==> flow/design.v <==
package rv32_pkg;
  typedef logic [31:0] u32;
  typedef enum logic [3:0] {
    ALU_ADD, ALU_SUB, ALU_AND, ALU_OR, ALU_XOR,
    ALU_SLT, ALU_SLTU, ALU_SLL, ALU_SRL, ALU_SRA
  } alu_op_e;
  typedef enum logic [2:0] {WB_NONE, WB_ALU, WB_MEM, WB_PC4, WB_IMM} wb_sel_e;
  typedef struct packed {
    logic valid;
    u32 pc;
    u32 instr;
    logic [4:0] rs1, rs2, rd;
    u32 rs1_val, rs2_val;
    u32 imm;
    logic regwrite;
    wb_sel_e wb_sel;
    logic memread;
    logic memwrite;
    logic [1:0] mem_size;  
    logic mem_sign;  
    logic is_branch;
    logic is_jal;
    logic is_jalr;
    logic [2:0] br_funct3;
    alu_op_e alu_op;
    logic alu_src_imm;  
  } idex_t;
  typedef struct packed {
    logic valid;
    u32 pc;
    u32 pc4;
    u32 alu_y;
    u32 rs2_fwd;  
    logic [4:0] rd;
    logic regwrite;
    wb_sel_e wb_sel;
    logic memread;
    logic memwrite;
    logic [1:0] mem_size;
    logic mem_sign;
    logic took_branch;
    u32 br_target;
  } exmem_t;
  typedef struct packed {
    logic valid;
    u32 pc4;
    u32 alu_y;
    u32 mem_rdata;
    logic [4:0] rd;
    logic regwrite;
    wb_sel_e wb_sel;
  } memwb_t;
endpackage
module rv32_alu (
  input rv32_pkg::alu_op_e op,
  input logic [31:0] a,
  input logic [31:0] b,
  output logic [31:0] y
);
  logic signed [31:0] as, bs;
  always_comb begin
    as = $signed(a);
    bs = $signed(b);
    y = 32'd0;
    unique case (op)
      rv32_pkg::ALU_ADD : y = a + b;
      rv32_pkg::ALU_SUB : y = a - b;
      rv32_pkg::ALU_AND : y = a & b;
      rv32_pkg::ALU_OR  : y = a | b;
      rv32_pkg::ALU_XOR : y = a ^ b;
      rv32_pkg::ALU_SLT : y = (as < bs) ? 32'd1 : 32'd0;
      rv32_pkg::ALU_SLTU: y = (a  < b ) ? 32'd1 : 32'd0;
      rv32_pkg::ALU_SLL : y = a << b[4:0];
      rv32_pkg::ALU_SRL : y = a >> b[4:0];
      rv32_pkg::ALU_SRA : y = as >>> b[4:0];
      default : y = 32'd0;
    endcase
  end
endmodule
module rv32_branch_unit (
  input logic is_branch,
  input logic [2:0] br_funct3,
  input logic is_jal,
  input logic is_jalr,
  input logic [31:0] pc,
  input logic [31:0] rs1,
  input logic [31:0] rs2,
  input logic [31:0] imm,
  output logic took,
  output logic [31:0] target
);
  logic signed [31:0] rs1s, rs2s;
  always_comb begin
    rs1s = $signed(rs1);
    rs2s = $signed(rs2);
    took = 1'b0;
    target = pc + 32'd4;
    if (is_jal) begin
      took = 1'b1;
      target = pc + imm;
    end else if (is_jalr) begin
      took = 1'b1;
      target = (rs1 + imm) & 32'hFFFF_FFFE;  
    end else if (is_branch) begin
      unique case (br_funct3)
        3'b000: took = (rs1 == rs2);  
        3'b001: took = (rs1 != rs2);  
        3'b100: took = (rs1s < rs2s);  
        3'b101: took = (rs1s >= rs2s);  
        3'b110: took = (rs1 < rs2);  
        3'b111: took = (rs1 >= rs2);  
        default: took = 1'b0;
      endcase
      target = pc + imm;
    end
  end
endmodule
module rv32_decode (
  input logic [31:0] instr,
  output logic regwrite,
  output rv32_pkg::wb_sel_e wb_sel,
  output logic memread,
  output logic memwrite,
  output logic [1:0] mem_size,  
  output logic mem_sign,  
  output rv32_pkg::alu_op_e alu_op,
  output logic alu_src_imm,
  output logic is_branch,
  output logic [2:0] br_funct3,
  output logic is_jal,
  output logic is_jalr,
  output logic [31:0] imm
);
  logic [6:0] opcode;
  logic [2:0] funct3;
  logic [6:0] funct7;
  function automatic logic [31:0] imm_i(input logic [31:0] i);
    imm_i = {{20{i[31]}}, i[31:20]};
  endfunction
  function automatic logic [31:0] imm_s(input logic [31:0] i);
    imm_s = {{20{i[31]}}, i[31:25], i[11:7]};
  endfunction
  function automatic logic [31:0] imm_b(input logic [31:0] i);
    imm_b = {{19{i[31]}}, i[31], i[7], i[30:25], i[11:8], 1'b0};
  endfunction
  function automatic logic [31:0] imm_u(input logic [31:0] i);
    imm_u = {i[31:12], 12'b0};
  endfunction
  function automatic logic [31:0] imm_j(input logic [31:0] i);
    imm_j = {{11{i[31]}}, i[31], i[19:12], i[20], i[30:21], 1'b0};
  endfunction
  always_comb begin
    opcode = instr[6:0];
    funct3 = instr[14:12];
    funct7 = instr[31:25];
    regwrite = 1'b0;
    wb_sel = rv32_pkg::WB_NONE;
    memread = 1'b0;
    memwrite = 1'b0;
    mem_size = 2'd2;  
    mem_sign = 1'b1;
    alu_op = rv32_pkg::ALU_ADD;
    alu_src_imm = 1'b0;
    is_branch = 1'b0;
    br_funct3 = funct3;
    is_jal = 1'b0;
    is_jalr = 1'b0;
    imm = 32'd0;
    unique case (opcode)
      7'b0110111: begin
        regwrite = 1'b1;
        wb_sel = rv32_pkg::WB_ALU;  
        alu_op = rv32_pkg::ALU_ADD;
        alu_src_imm = 1'b1;
        imm = imm_u(instr);
      end
      7'b0010111: begin
        regwrite = 1'b1;
        wb_sel = rv32_pkg::WB_ALU;  
        alu_op = rv32_pkg::ALU_ADD;
        alu_src_imm = 1'b1;
        imm = imm_u(instr);
      end
      7'b1101111: begin
        regwrite = 1'b1;
        wb_sel = rv32_pkg::WB_PC4;
        is_jal = 1'b1;
        imm = imm_j(instr);
      end
      7'b1100111: begin
        regwrite = 1'b1;
        wb_sel = rv32_pkg::WB_PC4;
        is_jalr = 1'b1;
        alu_op = rv32_pkg::ALU_ADD;
        alu_src_imm = 1'b1;
        imm = imm_i(instr);
      end
      7'b1100011: begin
        is_branch = 1'b1;
        br_funct3 = funct3;
        imm = imm_b(instr);
      end
      7'b0000011: begin
        regwrite = 1'b1;
        wb_sel = rv32_pkg::WB_MEM;
        memread = 1'b1;
        alu_op = rv32_pkg::ALU_ADD;
        alu_src_imm = 1'b1;
        imm = imm_i(instr);
        unique case (funct3)
          3'b000: begin mem_size = 2'd0; mem_sign = 1'b1; end  
          3'b001: begin mem_size = 2'd1; mem_sign = 1'b1; end  
          3'b010: begin mem_size = 2'd2; mem_sign = 1'b1; end  
          3'b100: begin mem_size = 2'd0; mem_sign = 1'b0; end  
          3'b101: begin mem_size = 2'd1; mem_sign = 1'b0; end  
          default: begin
            regwrite = 1'b0; memread = 1'b0; wb_sel = rv32_pkg::WB_NONE;
          end
        endcase
      end
      7'b0100011: begin
        memwrite = 1'b1;
        alu_op = rv32_pkg::ALU_ADD;
        alu_src_imm = 1'b1;
        imm = imm_s(instr);
        unique case (funct3)
          3'b000: mem_size = 2'd0;  
          3'b001: mem_size = 2'd1;  
          3'b010: mem_size = 2'd2;  
          default: begin
            memwrite = 1'b0;
          end
        endcase
      end
      7'b0010011: begin
        regwrite = 1'b1;
        wb_sel = rv32_pkg::WB_ALU;
        alu_src_imm = 1'b1;
        imm = imm_i(instr);
        unique case (funct3)
          3'b000: alu_op = rv32_pkg::ALU_ADD;  
          3'b010: alu_op = rv32_pkg::ALU_SLT;  
          3'b011: alu_op = rv32_pkg::ALU_SLTU;  
          3'b100: alu_op = rv32_pkg::ALU_XOR;  
          3'b110: alu_op = rv32_pkg::ALU_OR;  
          3'b111: alu_op = rv32_pkg::ALU_AND;  
          3'b001: alu_op = rv32_pkg::ALU_SLL;  
          3'b101: begin
            alu_op = (instr[30] == 1'b1) ? rv32_pkg::ALU_SRA : rv32_pkg::ALU_SRL;
          end
          default: begin
            regwrite = 1'b0; wb_sel = rv32_pkg::WB_NONE;
          end
        endcase
      end
      7'b0110011: begin
        regwrite = 1'b1;
        wb_sel = rv32_pkg::WB_ALU;
        alu_src_imm = 1'b0;
        unique case (funct3)
          3'b000: alu_op = (funct7 == 7'b0100000) ? rv32_pkg::ALU_SUB : rv32_pkg::ALU_ADD;
          3'b001: alu_op = rv32_pkg::ALU_SLL;
          3'b010: alu_op = rv32_pkg::ALU_SLT;
          3'b011: alu_op = rv32_pkg::ALU_SLTU;
          3'b100: alu_op = rv32_pkg::ALU_XOR;
          3'b101: alu_op = (funct7 == 7'b0100000) ? rv32_pkg::ALU_SRA : rv32_pkg::ALU_SRL;
          3'b110: alu_op = rv32_pkg::ALU_OR;
          3'b111: alu_op = rv32_pkg::ALU_AND;
          default: begin
            regwrite = 1'b0; wb_sel = rv32_pkg::WB_NONE;
          end
        endcase
      end
      default: begin
      end
    endcase
  end
endmodule
module rv32_forward (
  input logic [4:0] idex_rs1,
  input logic [4:0] idex_rs2,
  input logic exmem_regwrite,
  input logic [4:0] exmem_rd,
  input logic memwb_regwrite,
  input logic [4:0] memwb_rd,
  output logic [1:0] fwd_a_sel,
  output logic [1:0] fwd_b_sel
);
  always_comb begin
    fwd_a_sel = 2'b00;
    fwd_b_sel = 2'b00;
    if (exmem_regwrite && (exmem_rd != 5'd0) && (exmem_rd == idex_rs1)) fwd_a_sel = 2'b01;
    else if (memwb_regwrite && (memwb_rd != 5'd0) && (memwb_rd == idex_rs1)) fwd_a_sel = 2'b10;
    if (exmem_regwrite && (exmem_rd != 5'd0) && (exmem_rd == idex_rs2)) fwd_b_sel = 2'b01;
    else if (memwb_regwrite && (memwb_rd != 5'd0) && (memwb_rd == idex_rs2)) fwd_b_sel = 2'b10;
  end
endmodule
module rv32_hazard (
  input logic ifid_valid,
  input logic idex_valid,
  input logic idex_memread,
  input logic [4:0] ifid_rs1,
  input logic [4:0] ifid_rs2,
  input logic [4:0] idex_rd,
  output logic stall_if,
  output logic stall_id
);
  logic hazard;
  always_comb begin
    hazard = 1'b0;
    if (ifid_valid && idex_valid && idex_memread && (idex_rd != 5'd0)) begin
      if ((idex_rd == ifid_rs1) || (idex_rd == ifid_rs2)) hazard = 1'b1;
    end
    stall_if = hazard;
    stall_id = hazard;
  end
endmodule
module rv32_memmap (
  input logic [31:0] addr,
  output logic is_mmio,
  output logic mmio_we,
  output logic [31:0] mmio_addr
);
  always_comb begin
    is_mmio = 1'b0;
    mmio_we = 1'b0;
    mmio_addr = addr;
    if (addr[31:28] == 4'hF) begin
      is_mmio = 1'b1;
      mmio_we = 1'b0;
    end
  end
endmodule
module rv32_regfile (
  input logic clk,
  input logic rst_n,
  input logic [4:0] raddr1,
  input logic [4:0] raddr2,
  output logic [31:0] rdata1,
  output logic [31:0] rdata2,
  input logic we,
  input logic [4:0] waddr,
  input logic [31:0] wdata
);
  logic [31:0] regs [31:0];
  always_ff @(posedge clk) begin
    if (!rst_n) begin
    end else begin
      if (we && (waddr != 5'd0)) regs[waddr] <= wdata;
      regs[5'd0] <= 32'd0;
    end
  end
  always_comb begin
    rdata1 = (raddr1 == 5'd0) ? 32'd0 : regs[raddr1];
    rdata2 = (raddr2 == 5'd0) ? 32'd0 : regs[raddr2];
  end
endmodule
module rv32_core (
  input logic clk,
  input logic rst_n,
  output logic [31:0] imem_addr,
  input logic [31:0] imem_rdata,
  output logic dmem_valid,
  output logic dmem_we,
  output logic [31:0] dmem_addr,
  output logic [31:0] dmem_wdata,
  output logic [3:0] dmem_wstrb,
  input logic dmem_ready,
  input logic [31:0] dmem_rdata,
  output logic mmio_we,
  output logic [31:0] mmio_addr,
  output logic [31:0] mmio_wdata,
  input logic [31:0] mmio_rdata
);
  logic [31:0] pc_q, pc_d;
  logic [31:0] if_pc4;
  logic [31:0] if_instr;
  logic ifid_valid_q, ifid_valid_d;
  logic [31:0] ifid_pc_q, ifid_pc_d;
  logic [31:0] ifid_instr_q, ifid_instr_d;
  rv32_pkg::idex_t idex_q;
  rv32_pkg::idex_t idex_d;
  rv32_pkg::exmem_t exmem_q;
  rv32_pkg::exmem_t exmem_d;
  rv32_pkg::memwb_t memwb_q;
  rv32_pkg::memwb_t memwb_d;
  logic [4:0] rs1, rs2, rd;
  logic [31:0] rs1_val, rs2_val;
  logic dec_regwrite, dec_memread, dec_memwrite;
  logic [1:0] dec_mem_size;
  logic dec_mem_sign;
  rv32_pkg::wb_sel_e dec_wb_sel;
  rv32_pkg::alu_op_e dec_alu_op;
  logic dec_alu_src_imm;
  logic dec_is_branch, dec_is_jal, dec_is_jalr;
  logic [2:0] dec_br_funct3;
  logic [31:0] dec_imm;
  logic stall_if, stall_id;
  logic flush_ifid, flush_idex;
  logic [1:0] fwd_a_sel, fwd_b_sel;  
  logic [31:0] ex_op_a, ex_op_b, ex_op_b_raw;
  logic [31:0] alu_y;
  logic took_branch;
  logic [31:0] br_target;
  logic [31:0] pc_next_seq;
  logic [31:0] wb_data;
  assign imem_addr = pc_q;
  assign if_instr = imem_rdata;
  assign if_pc4 = pc_q + 32'd4;
  assign pc_next_seq = if_pc4;
  assign rs1 = ifid_instr_q[19:15];
  assign rs2 = ifid_instr_q[24:20];
  assign rd = ifid_instr_q[11:7];
  logic [31:0] rf_rdata1, rf_rdata2;
  rv32_regfile u_rf (
    .clk(clk), .rst_n(rst_n),
    .raddr1(rs1), .raddr2(rs2),
    .rdata1(rf_rdata1), .rdata2(rf_rdata2),
    .we(memwb_q.regwrite && memwb_q.valid && !stall_mem),
    .waddr(memwb_q.rd),
    .wdata(wb_data)
  );
  assign rs1_val = (memwb_q.regwrite && memwb_q.valid && (memwb_q.rd != 5'd0) && (memwb_q.rd == rs1)) ? wb_data : rf_rdata1;
  assign rs2_val = (memwb_q.regwrite && memwb_q.valid && (memwb_q.rd != 5'd0) && (memwb_q.rd == rs2)) ? wb_data : rf_rdata2;
  rv32_decode u_dec (
    .instr(ifid_instr_q),
    .regwrite(dec_regwrite),
    .wb_sel(dec_wb_sel),
    .memread(dec_memread),
    .memwrite(dec_memwrite),
    .mem_size(dec_mem_size),
    .mem_sign(dec_mem_sign),
    .alu_op(dec_alu_op),
    .alu_src_imm(dec_alu_src_imm),
    .is_branch(dec_is_branch),
    .br_funct3(dec_br_funct3),
    .is_jal(dec_is_jal),
    .is_jalr(dec_is_jalr),
    .imm(dec_imm)
  );
  rv32_hazard u_haz (
    .ifid_valid(ifid_valid_q),
    .idex_valid(idex_q.valid),
    .idex_memread(idex_q.memread),
    .ifid_rs1(rs1),
    .ifid_rs2(rs2),
    .idex_rd(idex_q.rd),
    .stall_if(stall_if),
    .stall_id(stall_id)
  );
  rv32_forward u_fwd (
    .idex_rs1(idex_q.rs1),
    .idex_rs2(idex_q.rs2),
    .exmem_regwrite(exmem_q.regwrite && exmem_q.valid),
    .exmem_rd(exmem_q.rd),
    .memwb_regwrite(memwb_q.regwrite && memwb_q.valid),
    .memwb_rd(memwb_q.rd),
    .fwd_a_sel(fwd_a_sel),
    .fwd_b_sel(fwd_b_sel)
  );
  always_comb begin
    flush_ifid = took_branch;
    flush_idex = took_branch;
  end
  always_comb begin
    idex_d = '0;
    idex_d.valid = ifid_valid_q && !flush_idex && !stall_id;
    idex_d.pc = ifid_pc_q;
    idex_d.instr = ifid_instr_q;
    idex_d.rs1 = rs1;
    idex_d.rs2 = rs2;
    idex_d.rd = rd;
    idex_d.rs1_val = rs1_val;
    idex_d.rs2_val = rs2_val;
    idex_d.imm = dec_imm;
    idex_d.regwrite = dec_regwrite;
    idex_d.wb_sel = dec_wb_sel;
    idex_d.memread = dec_memread;
    idex_d.memwrite = dec_memwrite;
    idex_d.mem_size = dec_mem_size;
    idex_d.mem_sign = dec_mem_sign;
    idex_d.is_branch = dec_is_branch;
    idex_d.br_funct3 = dec_br_funct3;
    idex_d.is_jal = dec_is_jal;
    idex_d.is_jalr = dec_is_jalr;
    idex_d.alu_op = dec_alu_op;
    idex_d.alu_src_imm = dec_alu_src_imm;
    if (stall_id) begin
      idex_d = '0;
    end
  end
  logic [6:0] ex_opcode;
  assign ex_opcode = idex_q.instr[6:0];
  always_comb begin
    ex_op_a = idex_q.rs1_val;
    ex_op_b_raw = idex_q.rs2_val;
    case (fwd_a_sel)
      2'b01: ex_op_a = exmem_q.alu_y;
      2'b10: ex_op_a = wb_data;
      default:   ;
    endcase
    case (fwd_b_sel)
      2'b01: ex_op_b_raw = exmem_q.alu_y;
      2'b10: ex_op_b_raw = wb_data;
      default:   ;
    endcase
    if (ex_opcode == 7'b0110111) begin
      ex_op_a = 32'd0;
    end else if (ex_opcode == 7'b0010111) begin
      ex_op_a = idex_q.pc;
    end
  end
  assign ex_op_b = (idex_q.alu_src_imm) ? idex_q.imm : ex_op_b_raw;
  rv32_alu u_alu (
    .op(idex_q.alu_op),
    .a(ex_op_a),
    .b(ex_op_b),
    .y(alu_y)
  );
  rv32_branch_unit u_bru (
    .is_branch(idex_q.is_branch && idex_q.valid),
    .br_funct3(idex_q.br_funct3),
    .is_jal(idex_q.is_jal && idex_q.valid),
    .is_jalr(idex_q.is_jalr && idex_q.valid),
    .pc(idex_q.pc),
    .rs1(ex_op_a),
    .rs2(ex_op_b_raw),
    .imm(idex_q.imm),
    .took(took_branch),
    .target(br_target)
  );
  always_comb begin
    pc_d = pc_q;
    if (!stall_if) begin
      pc_d = took_branch ? br_target : pc_next_seq;
    end
  end
  always_comb begin
    exmem_d = '0;
    exmem_d.valid = idex_q.valid;
    exmem_d.pc4 = idex_q.pc + 32'd4;
    exmem_d.alu_y = alu_y;
    exmem_d.rs2_fwd = ex_op_b_raw;
    exmem_d.rd = idex_q.rd;
    exmem_d.regwrite = idex_q.regwrite;
    exmem_d.wb_sel = idex_q.wb_sel;
    exmem_d.memread = idex_q.memread;
    exmem_d.memwrite = idex_q.memwrite;
    exmem_d.mem_size = idex_q.mem_size;
    exmem_d.mem_sign = idex_q.mem_sign;
    exmem_d.took_branch = took_branch;
    exmem_d.br_target = br_target;
  end
  logic mem_is_mmio, mem_mmio_we_unused;
  logic mem_rd, mem_wr;
  logic stall_mem;
  logic [3:0] mem_strb;
  logic [31:0] mem_wdata, mem_raw, mem_shifted, mem_load;
  rv32_memmap u_mm (
    .addr(exmem_q.alu_y),
    .is_mmio(mem_is_mmio),
    .mmio_we(mem_mmio_we_unused),
    .mmio_addr(mmio_addr)
  );
  assign mem_rd = exmem_q.valid && exmem_q.memread;
  assign mem_wr = exmem_q.valid && exmem_q.memwrite;
  always_comb begin
    unique case (exmem_q.mem_size)
      2'd0: begin
        mem_wdata = {4{exmem_q.rs2_fwd[7:0]}};
        mem_strb = 4'b0001 << exmem_q.alu_y[1:0];
      end
      2'd1: begin
        mem_wdata = {2{exmem_q.rs2_fwd[15:0]}};
        mem_strb = exmem_q.alu_y[1] ? 4'b1100 : 4'b0011;
      end
      default: begin
        mem_wdata = exmem_q.rs2_fwd;
        mem_strb = 4'b1111;
      end
    endcase
  end
  assign dmem_valid = (mem_rd || mem_wr) && !mem_is_mmio;
  assign dmem_we = mem_wr && !mem_is_mmio;
  assign dmem_addr = exmem_q.alu_y;
  assign dmem_wdata = mem_wdata;
  assign dmem_wstrb = mem_strb;
  assign mmio_we = mem_wr && mem_is_mmio;
  assign mmio_wdata = mem_wdata;
  assign stall_mem = dmem_valid && !dmem_ready;
  always_comb begin
    mem_raw = mem_is_mmio ? mmio_rdata : dmem_rdata;
    mem_shifted = mem_raw >> {exmem_q.alu_y[1:0], 3'b000};
    unique case (exmem_q.mem_size)
      2'd0: mem_load = {{24{exmem_q.mem_sign & mem_shifted[7]}}, mem_shifted[7:0]};
      2'd1: mem_load = {{16{exmem_q.mem_sign & mem_shifted[15]}}, mem_shifted[15:0]};
      default: mem_load = mem_shifted;
    endcase
  end
  always_comb begin
    memwb_d = '0;
    memwb_d.valid = exmem_q.valid;
    memwb_d.pc4 = exmem_q.pc4;
    memwb_d.alu_y = exmem_q.alu_y;
    memwb_d.mem_rdata = mem_load;
    memwb_d.rd = exmem_q.rd;
    memwb_d.regwrite = exmem_q.regwrite;
    memwb_d.wb_sel = exmem_q.wb_sel;
  end
  always_comb begin
    wb_data = 32'd0;
    unique case (memwb_q.wb_sel)
      rv32_pkg::WB_ALU: wb_data = memwb_q.alu_y;
      rv32_pkg::WB_MEM: wb_data = memwb_q.mem_rdata;
      rv32_pkg::WB_PC4: wb_data = memwb_q.pc4;
      rv32_pkg::WB_IMM: wb_data = memwb_q.alu_y;
      default: wb_data = 32'd0;
    endcase
  end
  always_ff @(posedge clk) begin
    if (!rst_n) begin
      pc_q <= 32'd0;
      ifid_valid_q <= 1'b0;
      ifid_pc_q <= 32'd0;
      ifid_instr_q <= 32'd0;
      idex_q <= '0;
      exmem_q <= '0;
      memwb_q <= '0;
    end else if (!stall_mem) begin
      pc_q <= pc_d;
      if (!stall_if) begin
        ifid_valid_q <= 1'b1;
        ifid_pc_q <= pc_q;
        ifid_instr_q <= if_instr;
      end
      if (flush_ifid) begin
        ifid_valid_q <= 1'b0;
      end
      idex_q <= idex_d;
      exmem_q <= exmem_d;
      memwb_q <= memwb_d;
    end
  end
endmodule
# == Step by step through the tools: rv32_core ==
# The steps from the RTL of rv32_core to its reports follow in flow order.
# Line numbers count from 1 in the design file above.
# Operators: Yosys type, input widths -> output width; for muxes data width and select width s.
# Library cell names are shortened.
# A cell with -- has no value.
# design
top_module,rv32_core
clk_port,clk
lib,sky130hd
pvt_corner,tt_025C_1v80

# == After elaboration ==
# Yosys after proc, flatten, opt, wreduce and memory -nomap, before mapping. Print and check cells are not counted.
# Memory sizes are those after Yosys's memory passes, which may raise the word count (mostly to a power of two), join words into wider ones and drop unused or constant bits.
# word_totals
in_bits,99
elab_cells,215
memories,1
regBits,543
clocked_rd_ports_x_width,64
ramBits,1024
output_inout_bits,167
# mem_list
memory,size,width,read_ports,write_ports,line_no,text
u_rf.regs,32,32,2,2,345,logic [31:0] regs [31:0];
# classes
n_reduce_logical,57
mux,72
shifts,5
eq_ne,54
logic,7
addsub,6
cmp,6
# ops
operator,count
$mux 32,14
$pmux 32 s10,1
$pmux 32 s2,4
$mux 196,1
$pmux 32 s5,1
$lt 32x32->1,4
$add 32x32->32,3
$pmux 32 s3,1
$add 32x3->32 const B,2
$ge 32x32->1,2
$shr 32x5->32,2
$pmux 4 s8,2
$eq 5x5->1,8
$eq 7x6->1 const B,5
$sub 32x32->32,1
$eq 32x32->1,1
$ne 32x32->1,1
$and 32x32->32,1
$or 32x32->32,1
$xor 32x32->32,1
$shl 32x5->32,1
$sshr 32x5->32,1
$mux 5,6
$eq 3x3->1 const B,9
$mux 1,27
$logic_and 1x1->1,26
$eq 7x5->1 const B,3
$eq 7x7->1 const B,3
# Other operator kinds: 35; their cells: 75.

# == Logic depth ==
# Yosys ltp: most cells in a row. Word level: on the elaborated netlist, between registers, memories and ports. Mapped: between sequential cells and ports; inverters and the memories' decode and read muxes count.
# depth
ltp_word,18
abc_area,0
mapped_depth,25
ltp_nobuf,21

# == Netlist ==
# Yosys stat after the flow's synthesis: flattened, memories mapped to cells. It holds for the ABC_AREA given above (unset counts as 0); a run with the other value may have another netlist.
# mapped
buffers,644
yosys_area_um2,83857.9
mapped_cells,7022
sequential_area_um2,40278.6
ff_cells,1516
# by_type
type,count,type_area_um2
edfxtp_1,992,2.98E+04
mux4_2,643,1.45E+04
dfxtp_1,524,1.05E+04
a21oi_1,493,2.47E+03
nand2_1,644,2.42E+03
ha_1,192,2.4E+03
nor2_1,549,2.06E+03
a22oi_1,201,1.51E+03
clkbuf_1,403,1.51E+03
mux2i_1,150,1501.44
o21ai_0,241,1.21E+03
mux2_2,93,1.05E+03
a211oi_1,117,878.342
buf_4,111,833.299
xnor2_1,91,797.014
inv_1,184,690.662
o22ai_1,105,656.88
nor3_1,115,575.552
# Other cell types: 90; their cells: 1174.
# By module: a second synthesis without flattening, with its own total; a netlist apart from the flattened one above.
# unflattened
hier_cells,7809
hier_area_um2,87451.4
# Each row is one instance without its submodules.
# modules
module,n_cells,instances,mod_seq_area_um2,mod_area_um2
rv32_regfile,2609,1,30429.2,47814.6
rv32_core,3034,1,9709.3,24820.1
rv32_alu,1236,1,0.0,8141.6
rv32_branch_unit,733,1,0.0,5183.7
rv32_decode,110,1,0.0,837.1
rv32_memmap,35,1,0.0,260.2
rv32_forward,34,1,0.0,257.7
rv32_hazard,18,1,0.0,136.4

# == Worst setup path after synthesis ==
# Source: OpenSTA report_checks on the synthesized netlist (no wires, ideal clock, input and output delay 20% of the period each), path of least setup slack; recovery checks are left aside. Register names are those of the netlist, which keeps one name where synthesis merged equal registers.
# synth_path
kind,register to register
from,reg memwb_q
to,reg exmem_q
n_path_buf,6
t_arrival_ns,5.971
setup_ns,0.127
path_slack_ns,1.902
required_ns,7.873
launch_ns,0.000
path_stages,25
clock_period_ns,8.0
delay_ns,6.098
synth_period_reached_ns,6.098
# "delay_ns" is the arrival time less input delay plus setup time.
# "path_stages": output pins that drive a net of the path, with the launching flip-flop's if there is one; two outputs of one cell count as two.
# "synth_period_reached_ns" = period - worst setup slack (recovery checks aside). The figure is calculated, with input and output delays left at 20% of the set period.
# An end named without its bit number is one bit of that signal or, where synthesis recoded a state register, one of its new flip-flops.
# The rows between start and end are the longest chain of elaborated cells between them; the timing report does not say that the signal goes this way. Where chains are equally long, one stands for them.
# A line is the first line of the expression or statement that the cell stems from. Yosys adds cells for indexed reads and writes and turns some case tables into memories.
# synth_between
path_cell_list,dfxtp_1 > buf_2 > clkbuf_1 > mux2_2 > a22oi_1 > inv_1 > nor4_1 > o31ai_2 > mux2i_4 > buf_2 > buf_1 > clkbuf_1 > ha_1 > clkbuf_1 > a21o_1 > nand2_1 > a311oi_1 > a221oi_1 > o311ai_1 > a2111oi_0 > nor3_1 > o311a_1 > o31a_1 > o21ai_0 > a31oi_1
elab_chain_len,8
cells_between,20
lines_between,15
cone_classes,add/sub (2); eq/ne (4); shift (3); mux (7); logic (3); reduce/logical (1)
# synth_lines
element,line_no,text
start: declaration,385,rv32_pkg::memwb_t memwb_q;
start: assignment,628,memwb_q <= '0;
start: assignment,641,memwb_q <= memwb_d;
$eq 3x3->1,612,unique case (memwb_q.wb_sel)
$reduce_or 2->1,--,
$pmux 32 s3,612,
$pmux 32 s2,497,case (fwd_a_sel)
$mux 32,509,end else if (ex_opcode == 7'b0010111) begin
$mux 32,507,if (ex_opcode == 7'b0110111) begin
$sub 32x32->32,67,rv32_pkg::ALU_SUB : y = a - b;
$pmux 32 s10,65,unique case (op)
end: assignment,627,exmem_q <= '0;
end: assignment,640,exmem_q <= exmem_d;
end: declaration,383,rv32_pkg::exmem_t exmem_q;
# Some nets on the timed path still bear RTL names; the line given drives or declares the net.
# synth_named_nets
net,line_no
u_rf.wdata[3],612

# == Worst path after layout ==
# Path of least setup slack in the final report of run A (OpenROAD, finished layout, wires in). Where an end is a register, its clock arrival counts in the times.
# layout_path
kind,register to register
from,reg memwb_q
to,reg exmem_q
path_stages,23
setup_ns,0.11
clock_period_ns,11.0
t_arrival_ns,8.50
required_ns,11.60
path_slack_ns,3.11
launch_ns,0.78
n_path_buf,3
# An end named without its bit number is one bit of that signal or, where synthesis recoded a state register, one of its new flip-flops.
# The rows between start and end are the longest chain of elaborated cells between them; the timing report does not say that the signal goes this way. Where chains are equally long, one stands for them.
# layout_between
path_cell_list,dfxtp_1 > buf_4 > nor2b_2 > buf_4 > a22oi_2 > inv_1 > nor4_4 > o311ai_4 > buf_4 > nand2_4 > inv_2 > fa_1 > nor2b_1 > o31ai_1 > a211oi_1 > a2111oi_0 > o41ai_1 > a211oi_1 > nor2_1 > o41ai_1 > xnor2_1 > o221ai_1 > o221a_2
elab_chain_len,8
cells_between,20
lines_between,15
cone_classes,add/sub (2); eq/ne (4); shift (3); mux (7); logic (3); reduce/logical (1)
# layout_lines
element,line_no,text
start: declaration,385,rv32_pkg::memwb_t memwb_q;
start: assignment,628,memwb_q <= '0;
start: assignment,641,memwb_q <= memwb_d;
$eq 3x3->1,612,unique case (memwb_q.wb_sel)
$reduce_or 2->1,--,
$pmux 32 s3,612,
$pmux 32 s2,497,case (fwd_a_sel)
$mux 32,509,end else if (ex_opcode == 7'b0010111) begin
$mux 32,507,if (ex_opcode == 7'b0110111) begin
$sub 32x32->32,67,rv32_pkg::ALU_SUB : y = a - b;
$pmux 32 s10,65,unique case (op)
end: assignment,627,exmem_q <= '0;
end: assignment,640,exmem_q <= exmem_d;
end: declaration,383,rv32_pkg::exmem_t exmem_q;
# Some nets on the timed path still bear RTL names; the line given drives or declares the net.
# layout_named_nets
net,line_no
u_rf.wdata[1],612

# 5 stored runs of rv32_core in the flow (synthesis by Yosys, layout by OpenROAD, sky130hd cells), in arbitrary order. Constraints: input delay and output delay 20% of the set period each, output load 0.01 pF.
# By "period_reached_ns" is meant the clock period of the run minus its worst setup slack. This is arithmetic on one report: input and output delays are still those of the set period (20% each).
# "worstPathTime_ns" = time allowed to the worst setup path (clock period - input delay - output delay, where it has them) - its slack; a late launch clock adds to it, a late capture clock takes from it.
# "total_power_uw" is the tool's figure for a default switching activity; nothing was simulated.
# Settings: - = not set for that run.
name,run A,run B,run C,run D,run E
CORE_MARGIN,3,2,2,2,4
CORE_UTILIZATION,51,40,32,24,40
CTS_CLUSTER_DIAMETER,74,-,-,112,-
CTS_CLUSTER_SIZE,55,-,-,-,-
GPL_ROUTABILITY_DRIVEN,0,-,-,1,0
MAX_ROUTING_LAYER,met4,-,met5,-,-
MIN_ROUTING_LAYER,met1,-,-,met2,-
PLACE_DENSITY_LB_ADDON,0.12,-,-,-,0.05
SETUP_SLACK_MARGIN,-0.4,-,-,2.25,1.18
period_ns,11.0,4.74,5.77,13.2,8.0
CAP_MARGIN,20,20,20,20,20
SLEW_MARGIN,20,20,40,35,20
PLACE_DENSITY,-,0.6,-,0.88,-
ABC_AREA,-,-,1,-,-
CELL_PAD_IN_SITES_GLOBAL_PLACEMENT,-,-,-,3,-
CORE_ASPECT_RATIO,-,-,-,0.86,-
HOLD_SLACK_MARGIN,-,-,-,0.08,0.08
TNS_END_PERCENT,-,-,-,55,-
synthArea_um2,83857.9,83857.9,86983.4,83857.9,83857.9
final_die_area_um2,169328.0,213324.0,276008.0,354165.0,217035.0
finalCellArea_um2,92187.2,106356.0,99429.1,98284.3,95680.5
post_route_util_pct,56.5,50.9,36.8,28.2,46.0
worst_setup_slack_ns,3.108,-0.465,0.216,4.860,1.077
total_negative_slack_ns,0.000,-17.306,0.000,0.000,0.000
ws_hold_ns,0.455,0.443,0.426,0.453,0.450
total_power_uw,12395,33715,27644,12076,19091
period_reached_ns,7.892,5.205,5.554,8.340,6.923
worstPathTime_ns,7.89,5.20,5.55,8.34,6.92
path_kind,register to register,register to register,register to register,register to register,register to register
